==> flow/design.v <==
module apb_fifo (
    input  wire                   clk,         
    input  wire                   rst,         
    input  wire                   psel,        
    input  wire [3:0]            paddr,       
    input  wire [31:0]            pwdata,      
    input  wire                   penable,     
    input  wire                   pwrite,      
    output reg  [31:0]            prdata,      
    output reg                    pready       
);
parameter DEPTH = 16;   
parameter idle = 0, check_op = 1, write_data = 2, read_data =3,send_ready = 4;
reg [2:0] state;
reg [3:0] addr ;
 reg [31:0] wdata,rdata;
  reg [31:0] mem [0:15];
reg [3:0] wr_ptr;    
reg [3:0] rd_ptr;    
reg [4:0] count;     
reg [1:0] cwait;
always @(posedge clk or negedge rst) begin
    if (rst == 0) begin
        for(int i = 0; i<16;i++)
        begin
        mem[i] <= 0;
        end
        wr_ptr <= 0;
        rd_ptr <= 0;
        count <= 0;
        pready <= 0;
        state   <= idle;
        pready <= 0;
        prdata <= 0;
        addr   <= 0;
        wdata  <= 0;
        rdata  <= 0;
        cwait  <= 0;
    end else begin
        case(state)
        idle:
        begin
            wr_ptr <= 0;
            rd_ptr <= 0;
            count <= 0;
            pready <= 0;
            prdata <= 0;
            addr   <= 0;
            wdata  <= 0;
            rdata  <= 0;
            cwait  <= 0;
            state <= check_op;
        end
        check_op:
        begin
         if (penable && psel && pwrite && count != 15)
         begin 
            state   <= write_data;
            addr    <= paddr;
            wdata   <= pwdata;
         end
         else if (penable && psel && !pwrite && count != 0)
         begin
            state  <= read_data;
            addr   <= paddr;
         end
         else 
            state  <= check_op;
        end
        write_data:
        begin
            mem[addr] <= wdata;
            if(cwait < 2)
            begin
              state <= write_data;
              cwait <= cwait + 1;
            end
            else
            begin
               cwait <= 0;
               pready <= 1'b1;
               state <= send_ready;
               wr_ptr <= wr_ptr + 1;
               count  <= count  + 1;
            end
        end
        read_data : begin
            rdata <= mem[addr];
            if(cwait < 2)
            begin
              state <= read_data;
              cwait <= cwait + 1;
            end
            else
            begin
               cwait <= 0;
               state <= send_ready;
               pready <= 1'b1;
               prdata <= rdata;
               rd_ptr <= rd_ptr + 1;
               count  <= count  - 1;
            end
        end
        send_ready: begin
           state  <= check_op;
           pready <= 1'b0;    
         end
     endcase
     end
   end  
endmodule
--- tool output ---
* Step by step through the tools: apb_fifo
Tool output for the design above before and after an edit, in the order of the flow.
"original" refers to lines of the RTL above, "edited" to lines of the edited file.
"difference": "edited" minus "original" as printed here. "relative change": 100 x difference / "original".
Library cell names are shortened.
Not given: --
- Top module :: apb_fifo
- Clock port :: clk
- Library :: sky130hd
- Corner :: tt_025C_1v80

* The edit
The edit as a unified diff against the file above.
This change comes from a script, not from a designer. The edited design behaves differently; no optimisation was intended.
#+begin_src diff
@@ -60,5 +60,5 @@
             wdata   <= pwdata;
          end
-         else if (penable && psel && !pwrite && count != 0)
+         else if (penable && psel && !pwrite || count != 0)
          begin
             state  <= read_data;
#+end_src

* After elaboration
Counts by Yosys on the flattened word-level netlist (proc, flatten, opt, wreduce). Print and check cells are left out. Cells with the same type and inputs are merged into one.
** Storage and ports
- bits of input ports :: original 41, edited 41, difference 0, relative change 0.00%
- register bits :: original 623, edited 623, difference 0, relative change 0.00%
- elaborated cells :: original 111, edited 111, difference 0, relative change 0.00%
** Operators by class
- mux-type cells :: original 21, edited 21, difference 0, relative change 0.00%
- equal/unequal tests :: original 25, edited 25, difference 0, relative change 0.00%
- add/sub/neg operators :: original 3, edited 3, difference 0, relative change 0.00%
- magnitude comparators :: original 1, edited 1, difference 0, relative change 0.00%
- reduce/logical cells :: original 37, edited 37, difference 0, relative change 0.00%
** Operator list
- logical AND 1 bit :: original 5, edited 4, difference -1, relative change -20.00%
- logical OR 1 bit :: original 0, edited 1, difference +1
- AND reduction 2 bit :: original 20, edited 20, difference 0, relative change 0.00%
- equality test 4 bit (second input constant) :: original 8, edited 8, difference 0, relative change 0.00%
- equality test 4 x 3 -> 1 bit (second input constant) :: original 4, edited 4, difference 0, relative change 0.00%
- != test 2 bit (second input constant) :: original 4, edited 4, difference 0, relative change 0.00%
- 2-to-1 mux 2 bit :: original 3, edited 3, difference 0, relative change 0.00%
- parallel mux 32 bit (select 2 bit) :: original 3, edited 3, difference 0, relative change 0.00%
- equality test 3 x 2 -> 1 bit (second input constant) :: original 2, edited 2, difference 0, relative change 0.00%
- equality test 4 x 2 -> 1 bit (second input constant) :: original 2, edited 2, difference 0, relative change 0.00%
- 2-to-1 mux 3 bit :: original 2, edited 2, difference 0, relative change 0.00%
- 2-to-1 mux 32 bit :: original 2, edited 2, difference 0, relative change 0.00%
- 2-to-1 mux 4 bit :: original 2, edited 2, difference 0, relative change 0.00%
- 2-to-1 mux 5 bit :: original 2, edited 2, difference 0, relative change 0.00%
- nonzero test 2 bit :: original 2, edited 2, difference 0, relative change 0.00%
- nonzero test 3 bit :: original 2, edited 2, difference 0, relative change 0.00%
- OR reduction 2 bit :: original 2, edited 2, difference 0, relative change 0.00%
- adder 2 x 1 -> 2 bit (second input constant) :: original 1, edited 1, difference 0, relative change 0.00%
- adder 5 x 1 -> 5 bit (second input constant) :: original 1, edited 1, difference 0, relative change 0.00%
- equality test 3 x 1 -> 1 bit (second input constant) :: original 1, edited 1, difference 0, relative change 0.00%
- equality test 3 bit (second input constant) :: original 1, edited 1, difference 0, relative change 0.00%
- equality test 4 x 1 -> 1 bit (second input constant) :: original 1, edited 1, difference 0, relative change 0.00%
- zero test 1 bit :: original 1, edited 1, difference 0, relative change 0.00%
- zero test 3 bit :: original 1, edited 1, difference 0, relative change 0.00%
- zero test 4 bit :: original 1, edited 1, difference 0, relative change 0.00%
- less-than comparator 2 bit (second input constant) :: original 1, edited 1, difference 0, relative change 0.00%
- 2-to-1 mux 1 bit :: original 1, edited 1, difference 0, relative change 0.00%
- != test 3 bit (second input constant) :: original 1, edited 1, difference 0, relative change 0.00%
Not every row of either side is listed.

* Depth
Depth = most cells in a row (Yosys ltp): at word level without a register or memory, in the mapped netlist without a sequential cell, where the memories' decode and read muxes count.
** Logic depth
- word-level depth :: original 6, edited 6, difference 0, relative change 0.00%
- ABC_AREA :: original 0, edited 0
- gate-level depth with buffers :: original 9, edited 8, difference -1, relative change -11.11%
- mapped depth without buffers :: original 7, edited 7, difference 0, relative change 0.00%

* Mapped cells and area
Source: synth_stat.txt of the flow (Yosys; design flattened, memories mapped). It holds for the ABC_AREA given above (unset counts as 0); a run with the other value may have another netlist.
** Cell types
- nor2_1 :: original 87, edited 150, difference +63, relative change +72.41%
- mux2_2 :: original 449, edited 495, difference +46, relative change +10.24%
- o211ai_1 :: original 46, edited 0, difference -46, relative change -100.00%
- o22ai_1 :: original 9, edited 41, difference +32, relative change +355.56%
- a21oi_1 :: original 56, edited 87, difference +31, relative change +55.36%
- mux2_4 :: original 30, edited 0, difference -30, relative change -100.00%
- a211oi_1 :: original 3, edited 33, difference +30, relative change +1000.00%
- nand2_1 :: original 59, edited 31, difference -28, relative change -47.46%
- mux2_1 :: original 44, edited 20, difference -24, relative change -54.55%
- a2bb2oi_1 :: original 24, edited 0, difference -24, relative change -100.00%
- o22a_1 :: original 23, edited 0, difference -23, relative change -100.00%
- o21ai_0 :: original 57, edited 36, difference -21, relative change -36.84%
- o211a_1 :: original 1, edited 21, difference +20, relative change +2000.00%
- a221oi_2 :: original 19, edited 0, difference -19, relative change -100.00%
- a221oi_1 :: original 4, edited 22, difference +18, relative change +450.00%
- buf_4 :: original 26, edited 15, difference -11, relative change -42.31%
- mux2i_1 :: original 70, edited 80, difference +10, relative change +14.29%
- buf_2 :: original 70, edited 79, difference +9, relative change +12.86%
Not every row of either side is listed.
** Synthesis totals
- cells in the netlist :: original 2086, edited 2101, difference +15, relative change +0.72%
- sequential part of the area (µm²) :: original 15641.3, edited 15641.3, difference 0.0, relative change 0.00%
- buffer cells :: original 184, edited 180, difference -4, relative change -2.17%
- cell area after synthesis (µm²) :: original 27817.9, edited 27472.6, difference -345.3, relative change -1.24%
- flip-flop cells :: original 625, edited 625, difference 0, relative change 0.00%

* Timing after synthesis
Path of least setup slack by OpenSTA after synthesis, without wires, with an ideal clock, recovery checks aside; 20% of the period is set as input and as output delay. Where synthesis merged equal registers, the netlist keeps one of their names.
** Timing path after synthesis
- path type :: original input -> register, edited input -> register
- start point :: original in penable, edited in penable
- end point :: original reg wdata[10], edited reg wdata[10]
- path buffers :: original 3, edited 3, difference 0, relative change 0.00%
- required time (ps) :: original 4879, edited 4879, difference 0, relative change 0.00%
- path delay (ps) :: original 1145, edited 1102, difference -43, relative change -3.76%
- stages :: original 7, edited 8, difference +1, relative change +14.29%
- slack (ps) :: original 2855, edited 2898, difference +43
- time at the first pin (ps) :: original 1000, edited 1000, difference 0, relative change 0.00%
- external input delay (ps) :: original 1000, edited 1000, difference 0, relative change 0.00%
- arrival (ps) :: original 2024, edited 1981, difference -43, relative change -2.12%
- period (ps) :: original 5000, edited 5000, difference 0, relative change 0.00%
- period reached after synthesis (ps) :: original 2145, edited 2102, difference -43, relative change -2.00%
"path delay" = arrival - input delay + setup time.
"stages" counts driving pins, that of a launching flip-flop among them; a cell with two outputs on the path counts twice.
"period reached after synthesis" = period - worst setup slack (recovery checks aside). The figure is calculated, with input and output delays left at 20% of the set period.
Between the ends stands the longest chain of elaborated cells between them, by number of cells; it is not shown to be the way that was timed. Of several equally long chains one is given.
Each line given opens the expression or statement behind the cell; cells for indexed reads and writes are added by Yosys, which also makes memories of some case tables.
A register here has more assigning lines than the two given.
On the way, after synthesis, original:
- Cell sequence :: and3_1 o211a_1 clkbuf_1 nor2b_1 clkbuf_1 buf_2 a22o_1
- Cells in the longest elaborated chain :: 5
- Elaborated cells between the ends (all ways) :: 7
- Classes of those cells :: eq/ne: 1; mux: 2; reduce/logical: 4
** Ends and longest elaborated chain, after synthesis, original
- from (decl) :: RTL line 7 : input  wire                   penable,
- logical AND 1 bit x3 :: RTL line 56 : if (penable && psel && pwrite && count != 15)
- 2-to-1 mux 32 bit :: RTL line 56
- parallel mux 32 bit (select 2 bit) :: RTL line 40 : case(state)
- to (assign) :: RTL line 36 : wdata  <= 0;
- to (assign) :: RTL line 60 : wdata   <= pwdata;
- to (decl) :: RTL line 16 : reg [31:0] wdata,rdata;
On the way, after synthesis, edited:
- Cell sequence :: nand2_1 a21oi_1 and3_1 buf_2 nor2b_1 buf_2 buf_6 a22o_1
- Cells in the longest elaborated chain :: 5
- Elaborated cells between the ends (all ways) :: 7
- Classes of those cells :: eq/ne: 1; mux: 2; reduce/logical: 4
** Ends and longest elaborated chain, after synthesis, edited
- from (decl) :: RTL line 7 : input  wire                   penable,
- logical AND 1 bit x3 :: RTL line 56 : if (penable && psel && pwrite && count != 15)
- 2-to-1 mux 32 bit :: RTL line 56
- parallel mux 32 bit (select 2 bit) :: RTL line 40 : case(state)
- to (assign) :: RTL line 36 : wdata  <= 0;
- to (assign) :: RTL line 60 : wdata   <= pwdata;
- to (decl) :: RTL line 16 : reg [31:0] wdata,rdata;

* Timing after layout
From the final timing report of the runs of set A: the path of least setup slack in the routed layout; clock arrival at registers is part of the times.
The report prints the path's times to 10 ps; the period is as set.
** Timing path post-layout
- path type :: original register -> register, edited register -> register
- start point :: original reg addr[1], edited reg addr[1]
- end point :: original reg rdata[30], edited reg mem[10][21]
- path buffers :: original 1, edited 1, difference 0, relative change 0.00%
- stages :: original 7, edited 6, difference -1, relative change -14.29%
- time at the first pin (ps) :: original 610, edited 610, difference 0, relative change 0.00%
- required time (ps) :: original 3940, edited 3880, difference -60, relative change -1.52%
- slack (ps) :: original 620, edited 620, difference 0
- arrival (ps) :: original 3320, edited 3260, difference -60, relative change -1.81%
- period (ps) :: original 3400, edited 3400, difference 0, relative change 0.00%
Between the ends stands the longest chain of elaborated cells between them, by number of cells; it is not shown to be the way that was timed. Of several equally long chains one is given.
A register here has more assigning lines than the two given.
On the way, post-layout, original:
- Cell sequence :: dfrtp_4 buf_4 nand3b_1 a2bb2oi_1 o22ai_1 a211oi_1 o21ai_0
- Cells in the longest elaborated chain :: 3
- Elaborated cells between the ends (all ways) :: 18
- Classes of those cells :: eq/ne: 15; mux: 2; reduce/logical: 1
** Ends and longest elaborated chain, post-layout, original
- from (decl) :: RTL line 15 : reg [3:0] addr ;
- from (assign) :: RTL line 59 : addr    <= paddr;
- from (assign) :: RTL line 65 : addr   <= paddr;
- equality test 4 bit :: RTL line 88 : rdata <= mem[addr];
- parallel mux 32 bit (select 16 bit) :: RTL line 88
- parallel mux 32 bit (select 2 bit) :: RTL line 40 : case(state)
- to (assign) :: RTL line 37 : rdata  <= 0;
- to (assign) :: RTL line 88
- to (decl) :: RTL line 16 : reg [31:0] wdata,rdata;
On the way, post-layout, edited:
- Cell sequence :: dfrtp_4 nor2b_4 nand2_1 nor2_4 buf_12 mux2_2
- Cells in the longest elaborated chain :: 2
- Elaborated cells between the ends (all ways) :: 2
- Classes of those cells :: eq/ne: 1; reduce/logical: 1
** Ends and longest elaborated chain, post-layout, edited
- from (decl) :: RTL line 15 : reg [3:0] addr ;
- from (assign) :: RTL line 59 : addr    <= paddr;
- from (assign) :: RTL line 65 : addr   <= paddr;
- equality test 4 bit :: RTL line 72 : mem[addr] <= wdata;
- AND reduction 2 bit
- to (assign) :: RTL line 26 : mem[i] <= 0;
- to (assign) :: RTL line 72
- to (decl) :: RTL line 17 : reg [31:0] mem [0:15];

* Layout results
Both versions went through the flow (Yosys, OpenROAD) with the same settings in each pair. Constraints: input delay and output delay 20% of the set period each, output load 0.01 pF.
Flow settings, set A:
- CORE_UTILIZATION :: 40
- period_ns :: 3.4
- CAP_MARGIN :: 20
- CORE_MARGIN :: 2
- SLEW_MARGIN :: 20
** Results, set A
- power (W) :: original 0.029067, edited 0.027817, difference -0.001250, relative change -4.30%
- Yosys chip area after synthesis (µm²) :: original 27817.9, edited 27472.6, difference -345.3, relative change -1.24%
- setup slack of the worst path (ps) :: original 621, edited 616, difference -5
- standard-cell area of the final layout (µm²) :: original 31956.9, edited 31784.2, difference -172.7, relative change -0.54%
- reached clock period (ps) :: original 2779, edited 2784, difference +5, relative change +0.18%
- total negative slack (ps) :: original 0, edited 0, difference 0
- area of the die (µm²) :: original 71671.3, edited 70793.2, difference -878.1, relative change -1.23%
- utilization in the final report (%) :: original 46.5, edited 46.5, difference 0.0
Flow settings, set B:
- ABC_AREA :: 1
- CELL_PAD_IN_SITES_DETAIL_PLACEMENT :: 0
- CORE_ASPECT_RATIO :: 0.69
- CORE_UTILIZATION :: 23
- CTS_CLUSTER_DIAMETER :: 360
- GPL_ROUTABILITY_DRIVEN :: 1
- GPL_TIMING_DRIVEN :: 1
- PLACE_DENSITY_LB_ADDON :: 0.16
- period_ns :: 2.69
- CAP_MARGIN :: 20
- CORE_MARGIN :: 2
- SLEW_MARGIN :: 20
** Results, set B
- power (W) :: original 0.035808, edited 0.035692, difference -0.000116, relative change -0.32%
- Yosys chip area after synthesis (µm²) :: original 27148.5, edited 27129.8, difference -18.7, relative change -0.07%
- setup slack of the worst path (ps) :: original 344, edited 362, difference +18
- standard-cell area of the final layout (µm²) :: original 32630.0, edited 32474.9, difference -155.1, relative change -0.48%
- reached clock period (ps) :: original 2346, edited 2328, difference -18, relative change -0.77%
- total negative slack (ps) :: original 0, edited 0, difference 0
- area of the die (µm²) :: original 120849.0, edited 120767.0, difference -82.0, relative change -0.07%
- utilization in the final report (%) :: original 27.9, edited 27.8, difference -0.1
"reached clock period": clock period set for the run, less the worst setup slack. It is reckoned from that one timing run; input and output delays stay at 20% of the period that was set.
"power" rests on the timing tool's default activity at the inputs, not on a simulated workload.
--- end ---
